==> flow/design.v <==
module HandwashSensor(
    input clk,
    input reset,
    input acceptLeftHandDistance,
    input [15:0] leftHandDistance,
    input acceptLeftHandGain,
    input [7:0] leftHandGain,
    input acceptRightHandDistance,
    input [15:0] rightHandDistance,
    input acceptRightHandGain,
    input [7:0] rightHandGain,
    output waterOn
);
reg [15:0] leftHandDistanceHeld;
 always@(posedge clk)  begin
     if(reset)
         leftHandDistanceHeld <= 0;
     else if(acceptLeftHandDistance)
         leftHandDistanceHeld <= leftHandDistance;
     else
         leftHandDistanceHeld <= leftHandDistanceHeld;
 end
reg [7:0] leftHandGainHeld;
 always@(posedge clk)  begin
     if(reset)
         leftHandGainHeld <= 0;
     else if(acceptLeftHandGain)
         leftHandGainHeld <= leftHandGain;
     else
         leftHandGainHeld <= leftHandGainHeld;
 end
reg [15:0] rightHandDistanceHeld;
 always@(posedge clk)  begin
     if(reset)
         rightHandDistanceHeld <= 0;
     else if(acceptRightHandDistance)
         rightHandDistanceHeld <= rightHandDistance;
     else
         rightHandDistanceHeld <= rightHandDistanceHeld;
 end
reg [7:0] rightHandGainHeld;
 always@(posedge clk)  begin
     if(reset)
         rightHandGainHeld <= 0;
     else if(acceptRightHandGain)
         rightHandGainHeld <= rightHandGain;
     else
         rightHandGainHeld <= rightHandGainHeld;
 end
wire [15:0] leftHand;
 wire [23:0] leftHandDistanceHeld_Mult_leftHandGainHeld;
 DSP48_AxB dsp_leftHandDistanceHeld_Mult_leftHandGainHeld(
     .CLK(clk),
     .A({ {9{1'b0}}, leftHandDistanceHeld}),
     .B({ {10{1'b0}}, leftHandGainHeld}),
     .P(leftHandDistanceHeld_Mult_leftHandGainHeld)
 );
 reg [16:0] leftHandDistanceHeld_Mult_leftHandGainHeld_ShiftR_7;
 always@(posedge clk) begin
     if(reset)
         leftHandDistanceHeld_Mult_leftHandGainHeld_ShiftR_7 <= 0;
     else
         leftHandDistanceHeld_Mult_leftHandGainHeld_ShiftR_7 <= leftHandDistanceHeld_Mult_leftHandGainHeld >> 7;
 end
 assign leftHand = leftHandDistanceHeld_Mult_leftHandGainHeld_ShiftR_7;
wire [15:0] rightHand;
 wire [23:0] rightHandDistanceHeld_Mult_rightHandGainHeld;
 DSP48_AxB dsp_rightHandDistanceHeld_Mult_rightHandGainHeld(
     .CLK(clk),
     .A({ {9{1'b0}}, rightHandDistanceHeld}),
     .B({ {10{1'b0}}, rightHandGainHeld}),
     .P(rightHandDistanceHeld_Mult_rightHandGainHeld)
 );
 reg [16:0] rightHandDistanceHeld_Mult_rightHandGainHeld_ShiftR_7;
 always@(posedge clk) begin
     if(reset)
         rightHandDistanceHeld_Mult_rightHandGainHeld_ShiftR_7 <= 0;
     else
         rightHandDistanceHeld_Mult_rightHandGainHeld_ShiftR_7 <= rightHandDistanceHeld_Mult_rightHandGainHeld >> 7;
 end
 assign rightHand = rightHandDistanceHeld_Mult_rightHandGainHeld_ShiftR_7;
parameter threshold = 1500;
assign waterOn = leftHand != 0 && rightHand != 0 && (leftHand < threshold || rightHand < threshold);
endmodule
module DSP48_AxB
   (CLK,
    A,
    B,
    P);
  input CLK;
  input [24:0]A;
  input [17:0]B;
  output [42:0]P;
assign P = A*B;
endmodule
==> reports on HandwashSensor <==
* Step by step through the tools: HandwashSensor
Each step is given for the RTL above and for the edited RTL.
Lines under "original" count in the file above, lines under "edited" in the edited file.
"difference" is "edited" less "original", of the values as shown; "relative change" is that difference over "original", in percent.
Operators: Yosys type, input widths -> output width; for muxes data width and select width s.
Library cell names are shortened.
A cell with n/a has no value.
- Top module :: HandwashSensor
- Clock port :: clk
- Library :: sky130hd
- Corner :: tt_025C_1v80

* Edit of the RTL
The edit as a unified diff against the file above.
The edit is scripted: it alters the design's behaviour and was not made to optimise anything.
#+begin_src diff
@@ -9,7 +9,9 @@
     input [15:0] rightHandDistance,
     input acceptRightHandGain,
-    input [7:0] rightHandGain,
+    input [7:0] rightHandGain_pin,
     output waterOn
 );
+reg [7:0] rightHandGain;
+always @(posedge clk) rightHandGain <= rightHandGain_pin;
 reg [15:0] leftHandDistanceHeld;
  always@(posedge clk)  begin
#+end_src

* Word level
Source: Yosys, flattened and elaborated, memories not mapped. Widths are those after wreduce; folded enables and synchronous resets count as part of the registers. Registers that Yosys merges into a memory's read port (data or address) are not register bits. Print and check cells do not count. Equal cells are merged and count once.
** Operators by class
- $mul :: original 2, edited 2, difference 0, relative change 0.00%
- $lt $le $gt $ge :: original 2, edited 2, difference 0, relative change 0.00%
- reduce/logical cells :: original 5, edited 5, difference 0, relative change 0.00%
Unchanged operator kinds not shown: 5.
** Bit counts
- register bits :: original 80, edited 88, difference +8, relative change +10.00%
- input bits :: original 54, edited 54, difference 0, relative change 0.00%
- output and inout port bits :: original 1, edited 1, difference 0, relative change 0.00%
- cells after elaboration :: original 15, edited 16, difference +1, relative change +6.67%

* Logic depth
Depth = most cells in a row (Yosys ltp): at word level without a register or memory, in the mapped netlist without a sequential cell, where the memories' decode and read muxes count.
** Logic depth
- depth after elaboration :: original 3, edited 3, difference 0, relative change 0.00%
- ABC_AREA :: original 0, edited 0
- mapped depth :: original 19, edited 18, difference -1, relative change -5.26%
- depth with buffers taken out :: original 17, edited 16, difference -1, relative change -5.88%

* Netlist
Source: synth_stat.txt of the flow (Yosys; design flattened, memories mapped). It holds for the ABC_AREA given above (unset counts as 0); a run with the other value may have another netlist.
** Cells by type
- nor2_1 :: original 93, edited 85, difference -8, relative change -8.60%
- dfxtp_1 :: original 80, edited 88, difference +8, relative change +10.00%
- xor2_1 :: original 12, edited 5, difference -7, relative change -58.33%
- and2_1 :: original 169, edited 163, difference -6, relative change -3.55%
- nor3_1 :: original 6, edited 12, difference +6, relative change +100.00%
- o21a_1 :: original 1, edited 7, difference +6, relative change +600.00%
- and2_2 :: original 0, edited 6, difference +6
- mux2_2 :: original 1, edited 6, difference +5, relative change +500.00%
- nor3b_1 :: original 0, edited 5, difference +5
- a21oi_1 :: original 30, edited 34, difference +4, relative change +13.33%
- o21ai_2 :: original 0, edited 4, difference +4
- nand2_1 :: original 105, edited 108, difference +3, relative change +2.86%
- xnor2_1 :: original 19, edited 16, difference -3, relative change -15.79%
- a21o_1 :: original 9, edited 12, difference +3, relative change +33.33%
- o21bai_1 :: original 6, edited 3, difference -3, relative change -50.00%
- a31oi_1 :: original 3, edited 6, difference +3, relative change +100.00%
- o211ai_1 :: original 0, edited 3, difference +3
- o21ai_0 :: original 18, edited 16, difference -2, relative change -11.11%
Unchanged cell types not shown: 9.
The list need not be complete.
** Synthesis totals
- cell count :: original 1139, edited 1182, difference +43, relative change +3.78%
- chip area (Yosys) (sq mm) :: original 0.0102398, edited 0.0107528, difference +0.0005130, relative change +5.01%
- area of sequential cells (sq mm) :: original 0.0016015, edited 0.0017617, difference +0.0001602, relative change +10.00%
- flip-flop cells :: original 80, edited 88, difference +8, relative change +10.00%
- buffers :: original 39, edited 43, difference +4, relative change +10.26%
By module: a second synthesis without flattening, with its own total; a netlist apart from the flattened one above.
** Unflattened totals
- cell total of the unflattened synthesis :: original 3616, edited 3602, difference -14, relative change -0.39%
- area total of the unflattened synthesis (sq mm) :: original 0.0314977, edited 0.0314402, difference -0.0000575, relative change -0.18%
Rows give one instance, submodules left out.
** Modules, original
- DSP48_AxB :: times used 2, cells 1684, area 0.0144063 sq mm, seq. area 0 sq mm
- HandwashSensor :: times used 1, cells 248, area 0.0026851 sq mm, seq. area 0.0016015 sq mm
** Modules, edited
- DSP48_AxB :: times used 2, cells 1673, area 0.0142975 sq mm, seq. area 0 sq mm
- HandwashSensor :: times used 1, cells 256, area 0.0028452 sq mm, seq. area 0.0017617 sq mm

* Worst setup path after synthesis
OpenSTA on the mapped netlist: ideal clock, no wires. The path of least setup slack (recovery checks aside). Input and output delay are each 20% of the period. Register names are those of the netlist, which keeps one name where synthesis merged equal registers.
** Path after synthesis
- kind :: original reg2reg, edited reg2reg
- start :: original reg leftHandGainHeld[2], edited reg rightHandGainHeld[4]
- end :: original reg leftHandDistanceHeld_Mult_leftHandGainHeld_ShiftR_7[14], edited reg rightHandDistanceHeld_Mult_rightHandGainHeld_ShiftR_7[15]
- clock period (ns) :: original 7.0, edited 7.0, difference 0.0, relative change 0.00%
- setup time (ns) :: original 0.121, edited 0.121, difference 0.000
- launch time at the first pin (ns) :: original 0.000, edited 0.000, difference 0.000
- arrival time (ns) :: original 4.638, edited 4.696, difference +0.058, relative change +1.25%
- required time (ns) :: original 6.879, edited 6.879, difference 0.000, relative change 0.00%
- setup slack (ns) :: original 2.242, edited 2.183, difference -0.059
- delay of the path (ns) :: original 4.759, edited 4.817, difference +0.058, relative change +1.22%
- stages on the path :: original 18, edited 17, difference -1, relative change -5.56%
- buffers on the path :: original 1, edited 1, difference 0, relative change 0.00%
- synthesis period reached (ns) :: original 4.758, edited 4.817, difference +0.059, relative change +1.24%
"delay of the path" is the arrival time less input delay plus setup time.
"stages on the path": output pins that drive a net of the path, with the launching flip-flop's if there is one; two outputs of one cell count as two.
"synthesis period reached" = period - worst setup slack (recovery checks aside). The figure is calculated, with input and output delays left at 20% of the set period.
The rows between start and end are the longest chain of elaborated cells between them; the timing report does not say that the signal goes this way. Where chains are equally long, one stands for them.
A line is the first line of the expression or statement that the cell stems from. Yosys adds cells for indexed reads and writes and turns some case tables into memories.
At most two assigning lines are given for a register; there are more.
Between the ends, after synthesis, original:
- Cells stage by stage :: dfxtp_1 > clkbuf_1 > nand2_1 > fa_1 > fa_1 > inv_1 > fa_1 > inv_1 > fa_1 > inv_1 > ha_1 > a21oi_1 > o21ai_0 > a221oi_4 > o21bai_1 > a41o_1 > a21oi_1 > mux2_2
- Length of the longest elaborated chain :: 1
- Elaborated cells on any way between the ends :: 1
- Source lines of those cells :: 1
- Classes of those cells :: 1 x mul
** Ends and longest elaborated chain, after synthesis, original
- start, declared :: RTL line 23 : reg [7:0] leftHandGainHeld;
- start, assigned :: RTL line 28 : leftHandGainHeld <= leftHandGain;
- start, assigned :: RTL line 30 : leftHandGainHeld <= leftHandGainHeld;
- $mul 16x8->23 :: RTL line 94 : assign P = A*B;
- end, assigned :: RTL line 61 : leftHandDistanceHeld_Mult_leftHandGainHeld_ShiftR_7 <= 0;
- end, assigned :: RTL line 63 : leftHandDistanceHeld_Mult_leftHandGainHeld_ShiftR_7 <= leftHandDistanceHeld_Mult_leftHandGainHeld >> 7;
- end, declared :: RTL line 58 : reg [16:0] leftHandDistanceHeld_Mult_leftHandGainHeld_ShiftR_7;
Between the ends, after synthesis, edited:
- Cells stage by stage :: dfxtp_1 > clkbuf_1 > nand2_1 > fa_1 > inv_1 > fa_1 > fa_1 > inv_1 > fa_1 > inv_1 > ha_1 > a21oi_1 > and2b_2 > a2111oi_4 > a21o_1 > a32o_1 > mux2_4
- Length of the longest elaborated chain :: 1
- Elaborated cells on any way between the ends :: 1
- Source lines of those cells :: 1
- Classes of those cells :: 1 x mul
** Ends and longest elaborated chain, after synthesis, edited
- start, declared :: RTL line 43 : reg [7:0] rightHandGainHeld;
- start, assigned :: RTL line 48 : rightHandGainHeld <= rightHandGain;
- start, assigned :: RTL line 50 : rightHandGainHeld <= rightHandGainHeld;
- $mul 16x8->23 :: RTL line 96 : assign P = A*B;
- end, assigned :: RTL line 79 : rightHandDistanceHeld_Mult_rightHandGainHeld_ShiftR_7 <= 0;
- end, assigned :: RTL line 81 : rightHandDistanceHeld_Mult_rightHandGainHeld_ShiftR_7 <= rightHandDistanceHeld_Mult_rightHandGainHeld >> 7;
- end, declared :: RTL line 76 : reg [16:0] rightHandDistanceHeld_Mult_rightHandGainHeld_ShiftR_7;

* Path in the finished layout
From the final timing report of each run of pair 1: the path of least setup slack in the routed layout; clock arrival at registers is part of the times.
** Path after layout
- kind :: original reg2reg, edited reg2reg
- start :: original reg leftHandGainHeld[2], edited reg rightHandGainHeld[7]
- end :: original reg leftHandDistanceHeld_Mult_leftHandGainHeld_ShiftR_7[14], edited reg rightHandDistanceHeld_Mult_rightHandGainHeld_ShiftR_7[15]
- clock period (ns) :: original 5.18, edited 5.18, difference 0.00, relative change 0.00%
- setup time (ns) :: original 0.11, edited 0.11, difference 0.00
- launch time at the first pin (ns) :: original 0.35, edited 0.35, difference 0.00, relative change 0.00%
- arrival time (ns) :: original 5.12, edited 5.11, difference -0.01, relative change -0.20%
- required time (ns) :: original 5.42, edited 5.42, difference 0.00, relative change 0.00%
- setup slack (ns) :: original 0.30, edited 0.31, difference +0.01
- stages on the path :: original 17, edited 17, difference 0, relative change 0.00%
- buffers on the path :: original 1, edited 1, difference 0, relative change 0.00%
The rows between start and end are the longest chain of elaborated cells between them; the timing report does not say that the signal goes this way. Where chains are equally long, one stands for them.
At most two assigning lines are given for a register; there are more.
Between the ends, after layout, original:
- Cells stage by stage :: dfxtp_2 > buf_4 > and2_1 > fa_1 > fa_1 > fa_1 > inv_1 > fa_1 > inv_1 > ha_1 > and3_1 > and3_1 > a221oi_4 > o21bai_1 > a41o_1 > a21oi_1 > mux2_2
- Length of the longest elaborated chain :: 1
- Elaborated cells on any way between the ends :: 1
- Source lines of those cells :: 1
- Classes of those cells :: 1 x mul
** Ends and longest elaborated chain, after layout, original
- start, declared :: RTL line 23 : reg [7:0] leftHandGainHeld;
- start, assigned :: RTL line 28 : leftHandGainHeld <= leftHandGain;
- start, assigned :: RTL line 30 : leftHandGainHeld <= leftHandGainHeld;
- $mul 16x8->23 :: RTL line 94 : assign P = A*B;
- end, assigned :: RTL line 61 : leftHandDistanceHeld_Mult_leftHandGainHeld_ShiftR_7 <= 0;
- end, assigned :: RTL line 63 : leftHandDistanceHeld_Mult_leftHandGainHeld_ShiftR_7 <= leftHandDistanceHeld_Mult_leftHandGainHeld >> 7;
- end, declared :: RTL line 58 : reg [16:0] leftHandDistanceHeld_Mult_leftHandGainHeld_ShiftR_7;
Between the ends, after layout, edited:
- Cells stage by stage :: dfxtp_1 > buf_4 > nand2_1 > fa_1 > fa_1 > inv_1 > fa_1 > inv_1 > fa_1 > inv_1 > ha_1 > a21oi_1 > o21ai_4 > a2111oi_4 > a21o_1 > a32o_1 > mux2_4
- Length of the longest elaborated chain :: 1
- Elaborated cells on any way between the ends :: 1
- Source lines of those cells :: 1
- Classes of those cells :: 1 x mul
** Ends and longest elaborated chain, after layout, edited
- start, declared :: RTL line 43 : reg [7:0] rightHandGainHeld;
- start, assigned :: RTL line 48 : rightHandGainHeld <= rightHandGain;
- start, assigned :: RTL line 50 : rightHandGainHeld <= rightHandGainHeld;
- $mul 16x8->23 :: RTL line 96 : assign P = A*B;
- end, assigned :: RTL line 79 : rightHandDistanceHeld_Mult_rightHandGainHeld_ShiftR_7 <= 0;
- end, assigned :: RTL line 81 : rightHandDistanceHeld_Mult_rightHandGainHeld_ShiftR_7 <= rightHandDistanceHeld_Mult_rightHandGainHeld >> 7;
- end, declared :: RTL line 76 : reg [16:0] rightHandDistanceHeld_Mult_rightHandGainHeld_ShiftR_7;

* Measured runs
Both versions went through the flow (Yosys, OpenROAD) with the same settings in each pair. Constraints: input delay and output delay 20% of the set period each, output load 0.01 pF.
Settings, pair 1:
- period_ns :: 5.18
- CAP_MARGIN :: 20
- CORE_MARGIN :: 2
- CORE_UTILIZATION :: 40
- SLEW_MARGIN :: 20
** Final reports, pair 1
- area of the synthesized netlist (sq mm) :: original 0.0102398, edited 0.0107528, difference +0.0005130, relative change +5.01%
- area inside the die boundary (sq mm) :: original 0.026896, edited 0.0282089, difference +0.0013129, relative change +4.88%
- area of the standard cells in the finished layout (sq mm) :: original 0.0115423, edited 0.0119515, difference +0.0004092, relative change +3.55%
- utilization after routing (%) :: original 45.8, edited 44.8, difference -1.0
- setup slack of the worst path (ns) :: original 0.302, edited 0.308, difference +0.006
- total negative slack (ns) :: original 0.000, edited 0.000, difference 0.000
- worst hold slack in the final report (ns) :: original 0.513, edited 0.472, difference -0.041
- power consumption (µW) :: original 1940, edited 1965, difference +25, relative change +1.29%
- achieved clock period (ns) :: original 4.878, edited 4.872, difference -0.006, relative change -0.12%
Settings, pair 2:
- CAP_MARGIN :: 35
- CORE_ASPECT_RATIO :: 0.76
- CORE_UTILIZATION :: 35
- CTS_CLUSTER_SIZE :: 78
- GPL_ROUTABILITY_DRIVEN :: 0
- GPL_TIMING_DRIVEN :: 1
- MAX_ROUTING_LAYER :: met5
- PLACE_DENSITY_LB_ADDON :: 0.08
- SETUP_SLACK_MARGIN :: -0.35
- SLEW_MARGIN :: 0
- TNS_END_PERCENT :: 20
- period_ns :: 5.46
- CORE_MARGIN :: 2
** Final reports, pair 2
- area of the synthesized netlist (sq mm) :: original 0.0102398, edited 0.0107528, difference +0.0005130, relative change +5.01%
- area inside the die boundary (sq mm) :: original 0.0306536, edited 0.0321536, difference +0.0015000, relative change +4.89%
- area of the standard cells in the finished layout (sq mm) :: original 0.0115698, edited 0.0120466, difference +0.0004768, relative change +4.12%
- utilization after routing (%) :: original 40.3, edited 40.2, difference -0.1
- setup slack of the worst path (ns) :: original 0.278, edited 0.345, difference +0.067
- total negative slack (ns) :: original 0.000, edited 0.000, difference 0.000
- worst hold slack in the final report (ns) :: original 0.593, edited 0.461, difference -0.132
- power consumption (µW) :: original 1822, edited 1962, difference +140, relative change +7.68%
- achieved clock period (ns) :: original 5.182, edited 5.115, difference -0.067, relative change -1.29%
"achieved clock period" = clock period - worst setup slack. The figure is calculated, with input and output delays left at 20% of the set period.
By "power consumption" is meant OpenSTA's value without simulated activity: inputs other than the clock are taken to toggle once in ten clock periods, and the tool carries that through the logic.
